==> flow/design.v <==
module binary2deg(
	input i_clk,
	input i_rst,
	input i_start,
	input[63:0] i_decimal,
	input[3:0] i_frccnt,
	output[13:0] o_deg,
	output o_finished
	);
enum {IDLE,D2B1,D2B2,SHIFT,B2D,END} state_w,state_r;
logic[13:0] deg_w,deg_r;
logic[21:0] devider_w,devider_r;
logic[34:0] tmp_w,tmp_r;
logic[63:0] decimal_w,decimal_r;
logic[21:0] binary_w,binary_r;
logic[3:0] cnt_w,cnt_r;
logic[3:0] frccnt_w,frccnt_r;
logic finished;
assign o_finished = finished;
assign o_deg = deg_r;
always@(*) begin
	deg_w = deg_r;
	devider_w = devider_r;
	tmp_w = tmp_r;
	decimal_w = decimal_r;
	binary_w = binary_r;
	cnt_w = cnt_r;
	frccnt_w = frccnt_r;
	state_w = state_r;
	finished = 0;
	case(state_r)
		IDLE: begin
			if(i_start) begin
				state_w = D2B1;
				decimal_w = i_decimal;
				frccnt_w = i_frccnt;
				tmp_w = 0;
			end
			else begin
				state_w = state_r;
				decimal_w = 0;
			end
			binary_w = 0;
			devider_w = 22'b101101000000000000000;
			finished = 0;
		end
		D2B1: begin
			if(decimal_r[3:0] < 10) begin
				tmp_w = (tmp_r >> 4)+(tmp_r >> 5)+(tmp_r >> 8)+(tmp_r >> 9)+(tmp_r >> 12)+(tmp_r >> 13)+{18'd0,decimal_r[3:0],13'd0};
				state_w = state_r;
			end
			else begin
				tmp_w = tmp_r;
				state_w = D2B2;
			end
			decimal_w = decimal_r >> 4;
		end
		D2B2: begin
			if(cnt_r == (frccnt_r - 1)) begin
				state_w = SHIFT;
				cnt_w = 0;
			end
			else begin
				state_w = state_r;
				cnt_w = cnt_r + 1;
			end
			tmp_w = (tmp_r >> 4)+(tmp_r >> 5)+(tmp_r >> 8)+(tmp_r >> 9)+(tmp_r >> 12)+(tmp_r >> 13)+{18'd0,decimal_r[3:0],13'd0};
			decimal_w = decimal_r >> 4;
		end
		SHIFT: begin
			tmp_w = (tmp_r << 3) + (tmp_r << 1);
			if(cnt_r == (frccnt_r - 2)) begin
				state_w = B2D;
				binary_w = tmp_w[21:0];
				cnt_w = 0;
			end
			else begin
				state_w = state_r;
				cnt_w = cnt_r + 1;
			end
		end
		B2D: begin
			if(cnt_r == 13) begin
				state_w = END;
				cnt_w = 0;
			end
			else begin
				state_w = state_r;
				cnt_w = cnt_r + 1;
			end
			if(binary_r < devider_r) begin
				deg_w = {deg_r[12:0],1'b0};
				binary_w = binary_r;
			end
			else begin
				deg_w = {deg_r[12:0],1'b1};
				binary_w = binary_r - devider_r;
			end
			devider_w = devider_r >> 1;
			finished = 0;
		end
		END: begin
			finished = 1;
			state_w = IDLE;
		end
	endcase
end
always@(posedge i_clk or negedge i_rst) begin
	if(!i_rst) begin
		devider_r <= 22'b0101101000000000000000;
		binary_r <= 0;
		deg_r <= 0;
		cnt_r <= 0;
		state_r <= IDLE;
		decimal_r <= 64'd0;
		tmp_r <= 35'd0;
		frccnt_r <= 0;
	end
	else begin
		devider_r <= devider_w;
		binary_r <= binary_w;
		deg_r <= deg_w;
		cnt_r <= cnt_w;
		state_r <= state_w;
		decimal_r <= decimal_w;
		tmp_r <= tmp_w;
		frccnt_r <= frccnt_w;
	end
end
endmodule
module synchro(
	input i_clk,
	input i_rst,
	input i_write,
	input[7:0] i_char,
	output o_full,
	output o_check,
	output[14 - 1:0] o_deg
	);
integer i;
enum {IDLE,IDT,DATA,DEG,CHECK} state_w,state_r;
logic[7:0] cnt_w,cnt_r;
logic[7:0] char_w[7:0],char_r[7:0];
logic[2:0] r_w,r_r,w_w,w_r;
logic[7:0] char;
logic[7:0] check_w,check_r;
logic[7:0] checksum_w,checksum_r,tmp;
logic check;
logic[23:0] SI_w,SI_r;
logic[3:0] pos;
enum {INT,FRC} dstate_w,dstate_r;
logic[63:0] decimal_w,decimal_r;
logic[13:0] deg,deg_w,deg_r;
logic[3:0] frccnt_w,frccnt_r;
logic finished;
binary2deg xbinary2deg(.i_clk(i_clk),.i_rst(i_rst),.i_start(check && (pos == 1)),.i_decimal(decimal_r),.i_frccnt(frccnt_r),.o_deg(deg),.o_finished(finished));
assign o_full = ((w_r + 1) == r_r)? 1 : 0;
assign o_check = check;
assign o_deg = deg_r;
always@(*) begin
	for(i = 0; i < 8; i = i + 1) begin
		char_w[i] = char_r[i];
	end
	if(i_write) begin
		w_w = w_r + 1;
		char_w[w_r] = i_char;
	end
	else begin
		w_w = w_r;
	end
	if(w_r != r_r) begin
		char = char_r[r_r];
		r_w = r_r + 1;
	end
	else begin
		char = 0;
		r_w = r_r;
	end
end
always@(*) begin
	pos = 0;
	case(SI_r)
		{"H","D","G"} : begin
			pos = 1;
		end
		{"H","D","T"} : begin
			pos = 1;
		end
	endcase
end
always@(*) begin
	if(finished)
		deg_w = deg;
	else
		deg_w = deg_r;
end
always@(*) begin
	check = 0;
	checksum_w = checksum_r;
	SI_w = SI_r;
	decimal_w = decimal_r;
	tmp = 0;
	frccnt_w = frccnt_r;
	state_w = state_r;
	dstate_w = dstate_r;
	cnt_w = cnt_r;
	check_w = check_r;
	if(w_r != r_r) begin
		case(state_r)
			IDLE: begin
				check_w = 0;
				decimal_w = 0;
				frccnt_w = 0;
				dstate_w = INT;
				if(char == "$") begin
					state_w = IDT;
				end
				else begin
					state_w = state_r;
				end
				cnt_w = 0;
			end
			IDT: begin
				if(cnt_r == 4) begin
					state_w = DATA;
					cnt_w = 0;
					SI_w = (SI_r << 8) + {16'd0,char};
				end
				else if(cnt_r > 1) begin
					state_w = state_r;
					cnt_w = cnt_r + 1;
					SI_w = (SI_r << 8) + {16'd0,char};
				end
				else begin
					state_w = state_r;
					SI_w = SI_r;
					cnt_w = cnt_r + 1;
				end
				check_w = check_r ^ char;
			end
			DATA: begin
				if(char == "*") begin
					state_w = CHECK;
					cnt_w = 0;
					check_w = check_r;
				end
				else if(char == ",") begin
					cnt_w = cnt_r + 1;
					check_w = check_r ^ char;
					if(cnt_r == (pos - 1)) begin
						state_w = DEG;
					end
					else begin
						state_w = state_r;
					end
				end
				else begin
					state_w = state_r;
					cnt_w = cnt_r;
					check_w = check_r ^ char;
				end
			end
			DEG: begin
				tmp = char - "0";
				if(char == ".") begin
					dstate_w = FRC;
					state_w = state_r;
					cnt_w = cnt_r;
					frccnt_w = frccnt_r;
					decimal_w = (decimal_r << 4) + {60'd0,tmp[3:0]};
				end
				else if(char == ",") begin
					dstate_w = INT;
					state_w = DATA;
					cnt_w = cnt_r;
					frccnt_w = frccnt_r;
					decimal_w = decimal_r;
				end
				else begin
					state_w = state_r;
					dstate_w = dstate_r;
					cnt_w = cnt_r;
					decimal_w = (decimal_r << 4) + {60'd0,tmp[3:0]};
					if(dstate_r == FRC) begin
						frccnt_w = frccnt_r;
					end
					else begin
						frccnt_w = frccnt_r + 1;
					end
				end
				check_w = check_r ^ char;
			end
			CHECK: begin
				if(char == 8'hd) begin
					state_w = IDLE;
					cnt_w = 0;
					if(check_r == checksum_r) begin
						check = 1;
					end
					else begin
						check = 0;
					end
				end
				else begin
					if((char > "/") && (char < ":")) begin
						tmp = char - "0";
						checksum_w = cnt_r == 0 ? {tmp[3:0],4'd0} : {checksum_r[7:4],tmp[3:0]};
					end
					else if((char > "@") && (char < "G")) begin
						tmp = char - "A" + 8'd10;
						checksum_w = cnt_r == 0 ? {tmp[3:0],4'd0} : {checksum_r[7:4],tmp[3:0]};
					end
					else begin
						checksum_w = checksum_r;
					end
					cnt_w = cnt_r + 1;
				end
			end
		endcase
	end
	else begin
		state_w = state_r;
		cnt_w = cnt_r;
		checksum_w = checksum_r;
		check_w = check_r;
	end
end
always@(posedge i_clk or negedge i_rst) begin
	if(!i_rst) begin
		state_r <= IDLE;
		dstate_r <= INT;
		cnt_r <= 0;
		deg_r <= 0;
		checksum_r <= 0;
		check_r <= 0;
		SI_r <= 0;
		r_r <= 0;
		w_r <= 0;
		decimal_r <= 0;
		frccnt_r <= 0;
		for(i = 0; i < 8; i = i + 1) begin
			char_r[i] <= 0;
		end
	end
	else begin
		state_r <= state_w;
		dstate_r <= dstate_w;
		cnt_r <= cnt_w;
		deg_r <= deg_w;
		checksum_r <= checksum_w;
		check_r <= check_w;
		SI_r <= SI_w;
		r_r <= r_w;
		w_r <= w_w;
		decimal_r <= decimal_w;
		frccnt_r <= frccnt_w;
		for(i = 0; i < 8; i = i + 1) begin
			char_r[i] <= char_w[i];
		end
	end
end
endmodule
From RTL to reports: synchro
What the tools print for synchro, step after step.
Line numbers count from 1 in the design file above.
Operators: Yosys type, input widths -> output width; for muxes data width and select width s.
Cell names lack the library's common part.
{"block": "inputs", "design": "synchro", "clock": "i_clk", "lib": "sky130hd", "lib_corner": "tt_025C_1v80"}

Word-level counts
Counts by Yosys on the flattened word-level netlist (proc, flatten, opt, wreduce). Print and check cells are left out. Cells with the same type and inputs are merged into one.
{"block": "classes", "n_addsub": 21, "equal": 59, "n_reduce_logical": 52, "logic": 10, "n_cmp": 7, "muxes": 69}
{"block": "ops", "cell": "$mux 32", "n": 15}
{"block": "ops", "cell": "$pmux 64 s2", "n": 2}
{"block": "ops", "cell": "$pmux 32 s6", "n": 1}
{"block": "ops", "cell": "$mux 64", "n": 3}
{"block": "ops", "cell": "$pmux 32 s5", "n": 1}
{"block": "ops", "cell": "$mux 8", "n": 18}
{"block": "ops", "cell": "$pmux 35 s4", "n": 1}
{"block": "ops", "cell": "$eq 32x2->1 const B", "n": 4}
{"block": "ops", "cell": "$eq 32x1->1 const B", "n": 3}
{"block": "ops", "cell": "$eq 32x3->1 const B", "n": 3}
{"block": "ops", "cell": "$mux 35", "n": 2}
{"block": "ops", "cell": "$pmux 22 s3", "n": 1}
{"block": "ops", "cell": "$logic_not 32->1", "n": 2}
{"block": "ops", "cell": "$eq 4x32->1", "n": 2}
{"block": "ops", "cell": "$add 64x4->64", "n": 1}
{"block": "ops", "cell": "$pmux 32 s2", "n": 1}
{"block": "ops", "cell": "$pmux 8 s8", "n": 1}
{"block": "ops", "cell": "$reduce_or 7->1", "n": 8}
{"block": "ops", "cell": "$eq 24x23->1 const B", "n": 2}
{"block": "ops", "cell": "$mux 24", "n": 2}
{"block": "ops", "cell": "$pmux 22 s2", "n": 1}
{"block": "ops", "cell": "$mux 22", "n": 2}
{"block": "ops", "cell": "$add 35x17->35", "n": 1}
{"block": "ops", "cell": "$add 35x22->35", "n": 1}
{"block": "ops", "cell": "$add 35x23->35", "n": 1}
{"block": "ops", "cell": "$add 35x26->35", "n": 1}
{"block": "ops", "cell": "$add 35x27->35", "n": 1}
{"block": "ops", "cell": "$add 35x35->35", "n": 1}
Not listed: further kinds 56, cells in them 136.
{"block": "bits", "output_inout_bits": 16, "register_bits": 461, "wordCells": 246, "inputBits": 11}

Depth
Yosys ltp: most cells in a row. Word level: on the elaborated netlist, between registers, memories and ports. Mapped: between sequential cells and ports; inverters and the memories' decode and read muxes count.
{"block": "depth", "depth_word": 10, "ABC_AREA": 1, "mapped_depth": 31, "depth_no_buf": 31}

Mapped cells and area
Source: synth_stat.txt of the flow (Yosys; design flattened, memories mapped). It holds for the ABC_AREA given above (unset counts as 0); a run with the other value may have another netlist.
The area totals of this step are shown rounded.
{"block": "mapped", "area_um2": 26000, "ffs": 376, "cell_count": 3325}
{"block": "by_type", "cell": "dfrtp_1", "n": 370}
{"block": "by_type", "cell": "nand2_1", "n": 912}
{"block": "by_type", "cell": "ha_1", "n": 148}
{"block": "by_type", "cell": "inv_1", "n": 431}
{"block": "by_type", "cell": "fa_1", "n": 78}
{"block": "by_type", "cell": "o21ai_0", "n": 271}
{"block": "by_type", "cell": "a21oi_1", "n": 178}
{"block": "by_type", "cell": "nor2_1", "n": 206}
{"block": "by_type", "cell": "nand3_1", "n": 102}
{"block": "by_type", "cell": "o22ai_1", "n": 79}
{"block": "by_type", "cell": "xor2_1", "n": 49}
{"block": "by_type", "cell": "o21bai_2", "n": 35}
{"block": "by_type", "cell": "o21ai_1", "n": 70}
{"block": "by_type", "cell": "o21bai_1", "n": 37}
{"block": "by_type", "cell": "nand4_1", "n": 42}
{"block": "by_type", "cell": "xnor2_1", "n": 28}
{"block": "by_type", "cell": "clkbuf_1", "n": 65}
{"block": "by_type", "cell": "buf_6", "n": 15}
Other cell types: 38; their cells: 209.

Worst setup path after synthesis
OpenSTA on the mapped netlist: ideal clock, no wires. The path of least setup slack (recovery checks aside). Input and output delay are each 20% of the period. Register names are those of the netlist, which keeps one name where synthesis merged equal registers.
{"block": "synth_path", "kind": "reg-to-reg", "start": "register xbinary2deg.tmp_r[6]", "end": "register xbinary2deg.tmp_r[26]", "setup_ns": 0.117, "path_slack_ns": 5.088, "n_path_buf": 0, "clock_period_ns": 10.0, "path_delay_ns": 4.912, "arrival_time_ns": 4.795, "launch_ns": 0.000, "required_time_ns": 9.883, "path_stages": 26, "period_less_setup_slack_ns": 4.912}
"path_delay_ns" is the arrival time less input delay plus setup time.
"path_stages": output pins that drive a net of the path, with the launching flip-flop's if there is one; two outputs of one cell count as two.
"period_less_setup_slack_ns" = period - worst setup slack (recovery checks aside). The figure is calculated, with input and output delays left at 20% of the set period.
Between the ends stands the longest chain of elaborated cells between them, by number of cells; it is not shown to be the way that was timed. Of several equally long chains one is given.
A line is the first line of the expression or statement that the cell stems from. Yosys adds cells for indexed reads and writes and turns some case tables into memories.
{"block": "synth_between", "path_cell_list": "dfrtp_1 > ha_1 > a21oi_1 > nand2_1 > a21oi_1 > o21ai_0 > a21oi_1 > o21bai_1 > xor2_1 > fa_1 > inv_1 > fa_1 > fa_1 > inv_1 > ha_1 > a21oi_1 > o21ai_0 > a21oi_1 > inv_1 > nand2_1 > nand3_1 > or2_2 > nand3_1 > nand2_1 > nand2_1 > nand2_1", "elab_chain_cells": 8, "cells_between": 9, "cone_classes": "7 x add/sub; 2 x mux"}
{"block": "synth_rtl", "item": "from (decl)", "line": 13, "source": "logic[34:0] tmp_w,tmp_r;"}
{"block": "synth_rtl", "item": "from (assign)", "line": 116, "source": "tmp_r <= 35'd0;"}
{"block": "synth_rtl", "item": "from (assign)", "line": 126, "source": "tmp_r <= tmp_w;"}
{"block": "synth_rtl", "item": "$add 31x30->32", "line": 49, "source": "tmp_w = (tmp_r >> 4)+(tmp_r >> 5)+(tmp_r >> 8)+(tmp_r >> 9)+(tmp_r >> 12)+(tmp_r >> 13)+{18'd0,decimal_r[3:0], ..."}
{"block": "synth_rtl", "item": "$add 35x27->35", "line": 49}
{"block": "synth_rtl", "item": "$add 35x26->35", "line": 49}
{"block": "synth_rtl", "item": "$add 35x23->35", "line": 49}
{"block": "synth_rtl", "item": "$add 35x22->35", "line": 49}
{"block": "synth_rtl", "item": "$add 35x17->35", "line": 49}
{"block": "synth_rtl", "item": "$mux 35", "line": 48, "source": "if(decimal_r[3:0] < 10) begin"}
{"block": "synth_rtl", "item": "$pmux 35 s4", "line": 31, "source": "case(state_r)"}
{"block": "synth_rtl", "item": "to (assign)", "line": 116}
{"block": "synth_rtl", "item": "to (assign)", "line": 126}
{"block": "synth_rtl", "item": "to (decl)", "line": 13}

Path in the finished layout
Path of least setup slack in the final report of record 1 (OpenROAD, finished layout, wires in). Where an end is a register, its clock arrival counts in the times.
{"block": "layout_path", "kind": "reg-to-output", "start": "register r_r[2]", "end": "output port o_check", "required_time_ns": 9.76, "launch_ns": 0.59, "clock_period_ns": 12.2, "path_slack_ns": 5.68, "n_path_buf": 1, "path_stages": 14, "arrival_time_ns": 4.08}
Between the ends stands the longest chain of elaborated cells between them, by number of cells; it is not shown to be the way that was timed. Of several equally long chains one is given.
{"block": "layout_between", "path_cell_list": "dfrtp_1 > inv_2 > ha_1 > nand2_1 > nand2_1 > a21oi_1 > nand4_1 > o21ai_0 > nor2_2 > ha_1 > nand3_2 > nor2_2 > and3_1 > clkdlybuf4s50_1", "elab_chain_cells": 7, "cells_between": 15, "cone_classes": "9 x eq/ne; 5 x mux; 1 x reduce/logical"}
{"block": "layout_rtl", "item": "from (decl)", "line": 144, "source": "logic[2:0] r_w,r_r,w_w,w_r;"}
{"block": "layout_rtl", "item": "from (assign)", "line": 337, "source": "r_r <= 0;"}
{"block": "layout_rtl", "item": "from (assign)", "line": 353, "source": "r_r <= r_w;"}
{"block": "layout_rtl", "item": "$eq 3x3->1", "line": 172, "source": "char = char_r[r_r];"}
{"block": "layout_rtl", "item": "$pmux 8 s8", "line": 172}
{"block": "layout_rtl", "item": "$mux 8", "line": 171, "source": "if(w_r != r_r) begin"}
{"block": "layout_rtl", "item": "$eq 8x4->1", "line": 294, "source": "if(char == 8'hd) begin"}
{"block": "layout_rtl", "item": "$mux 1", "line": 294}
{"block": "layout_rtl", "item": "$mux 1", "line": 209, "source": "case(state_r)"}
{"block": "layout_rtl", "item": "$mux 1", "line": 208, "source": "if(w_r != r_r) begin"}
{"block": "layout_rtl", "item": "to (decl)", "line": 137, "source": "output o_check,"}
Nets of the timed path that keep an RTL name, with a line that drives or declares them; the list need not be complete.
{"block": "layout_nets", "net": "char[0]", "line": 171}

## Implementation results

Record of 4 stored runs of the RTL-to-layout flow on synchro, platform sky130hd. The runs are unordered. Constraints: input delay and output delay 20% of the set period each, output load 0.01 pF.
By "period_reached_ns" is meant the clock period of the run minus its worst setup slack. This is arithmetic on one report: input and output delays are still those of the set period (20% each).
By "worst_path_allowed_less_slack_ns" is meant the share of the clock period that the worst setup path is allowed (20% is reserved at inputs, 20% at outputs), minus its slack. Clock arrival times at its registers enter into it.
"power_total_w" is the tool's figure for a default switching activity; nothing was simulated.
Values from the reports are rounded here.

{"run": "record 1", "settings": { "ABC_AREA": 1, "CELL_PAD_IN_SITES_GLOBAL_PLACEMENT": 1, "CORE_ASPECT_RATIO": 0.63, "CORE_UTILIZATION": 32, "GPL_TIMING_DRIVEN": 1, "MIN_ROUTING_LAYER": "met1", "SLEW_MARGIN": 30, "TNS_END_PERCENT": 5, "period_ns": 12.2, "CAP_MARGIN": 20, "CORE_MARGIN": 2 }, "results": { "total_die_area_um2": 83000, "post_route_util_frac": 0.36, "final_stdcell_area_um2": 28000, "power_total_w": 0.0036, "ys_area_um2": 26000, "setupTns_ns": 0.000, "period_reached_ns": 6.516, "final_setup_ws_ns": 5.7, "worst_path_allowed_less_slack_ns": 4.08, "path_kind": "reg-to-output" }}
{"run": "record 2", "settings": { "CORE_ASPECT_RATIO": 1.49, "CORE_MARGIN": 10, "CORE_UTILIZATION": 17, "GPL_TIMING_DRIVEN": 1, "MAX_ROUTING_LAYER": "met5", "PLACE_DENSITY_LB_ADDON": 0.13, "period_ns": 4.47, "CAP_MARGIN": 20, "SLEW_MARGIN": 20 }, "results": { "final_setup_ws_ns": -1.6, "total_die_area_um2": 160000, "ys_area_um2": 25000, "worst_path_allowed_less_slack_ns": 6.02, "path_kind": "reg-to-reg", "post_route_util_frac": 0.22, "setupTns_ns": -29, "power_total_w": 0.011, "period_reached_ns": 6.022, "final_stdcell_area_um2": 32000 }}
{"run": "record 3", "settings": { "ABC_AREA": 1, "CAP_MARGIN": 15, "CELL_PAD_IN_SITES_DETAIL_PLACEMENT": 2, "CORE_ASPECT_RATIO": 0.9, "CORE_MARGIN": 3, "CORE_UTILIZATION": 59, "CTS_CLUSTER_SIZE": 77, "GPL_TIMING_DRIVEN": 0, "HOLD_SLACK_MARGIN": -0.06, "PLACE_DENSITY_LB_ADDON": 0.22, "period_ns": 6.72, "SLEW_MARGIN": 20 }, "outcome": "unfinished; error DPL-0033 in placement"}
{"run": "record 4", "settings": { "period_ns": 12.5, "CAP_MARGIN": 20, "CORE_MARGIN": 2, "CORE_UTILIZATION": 40, "SLEW_MARGIN": 20 }, "results": { "final_stdcell_area_um2": 27000, "total_die_area_um2": 64000, "worst_path_allowed_less_slack_ns": 4.64, "path_kind": "reg-to-output", "setupTns_ns": 0.000, "post_route_util_frac": 0.44, "period_reached_ns": 7.136, "power_total_w": 0.0036, "final_setup_ws_ns": 5.4, "ys_area_um2": 25000 }}
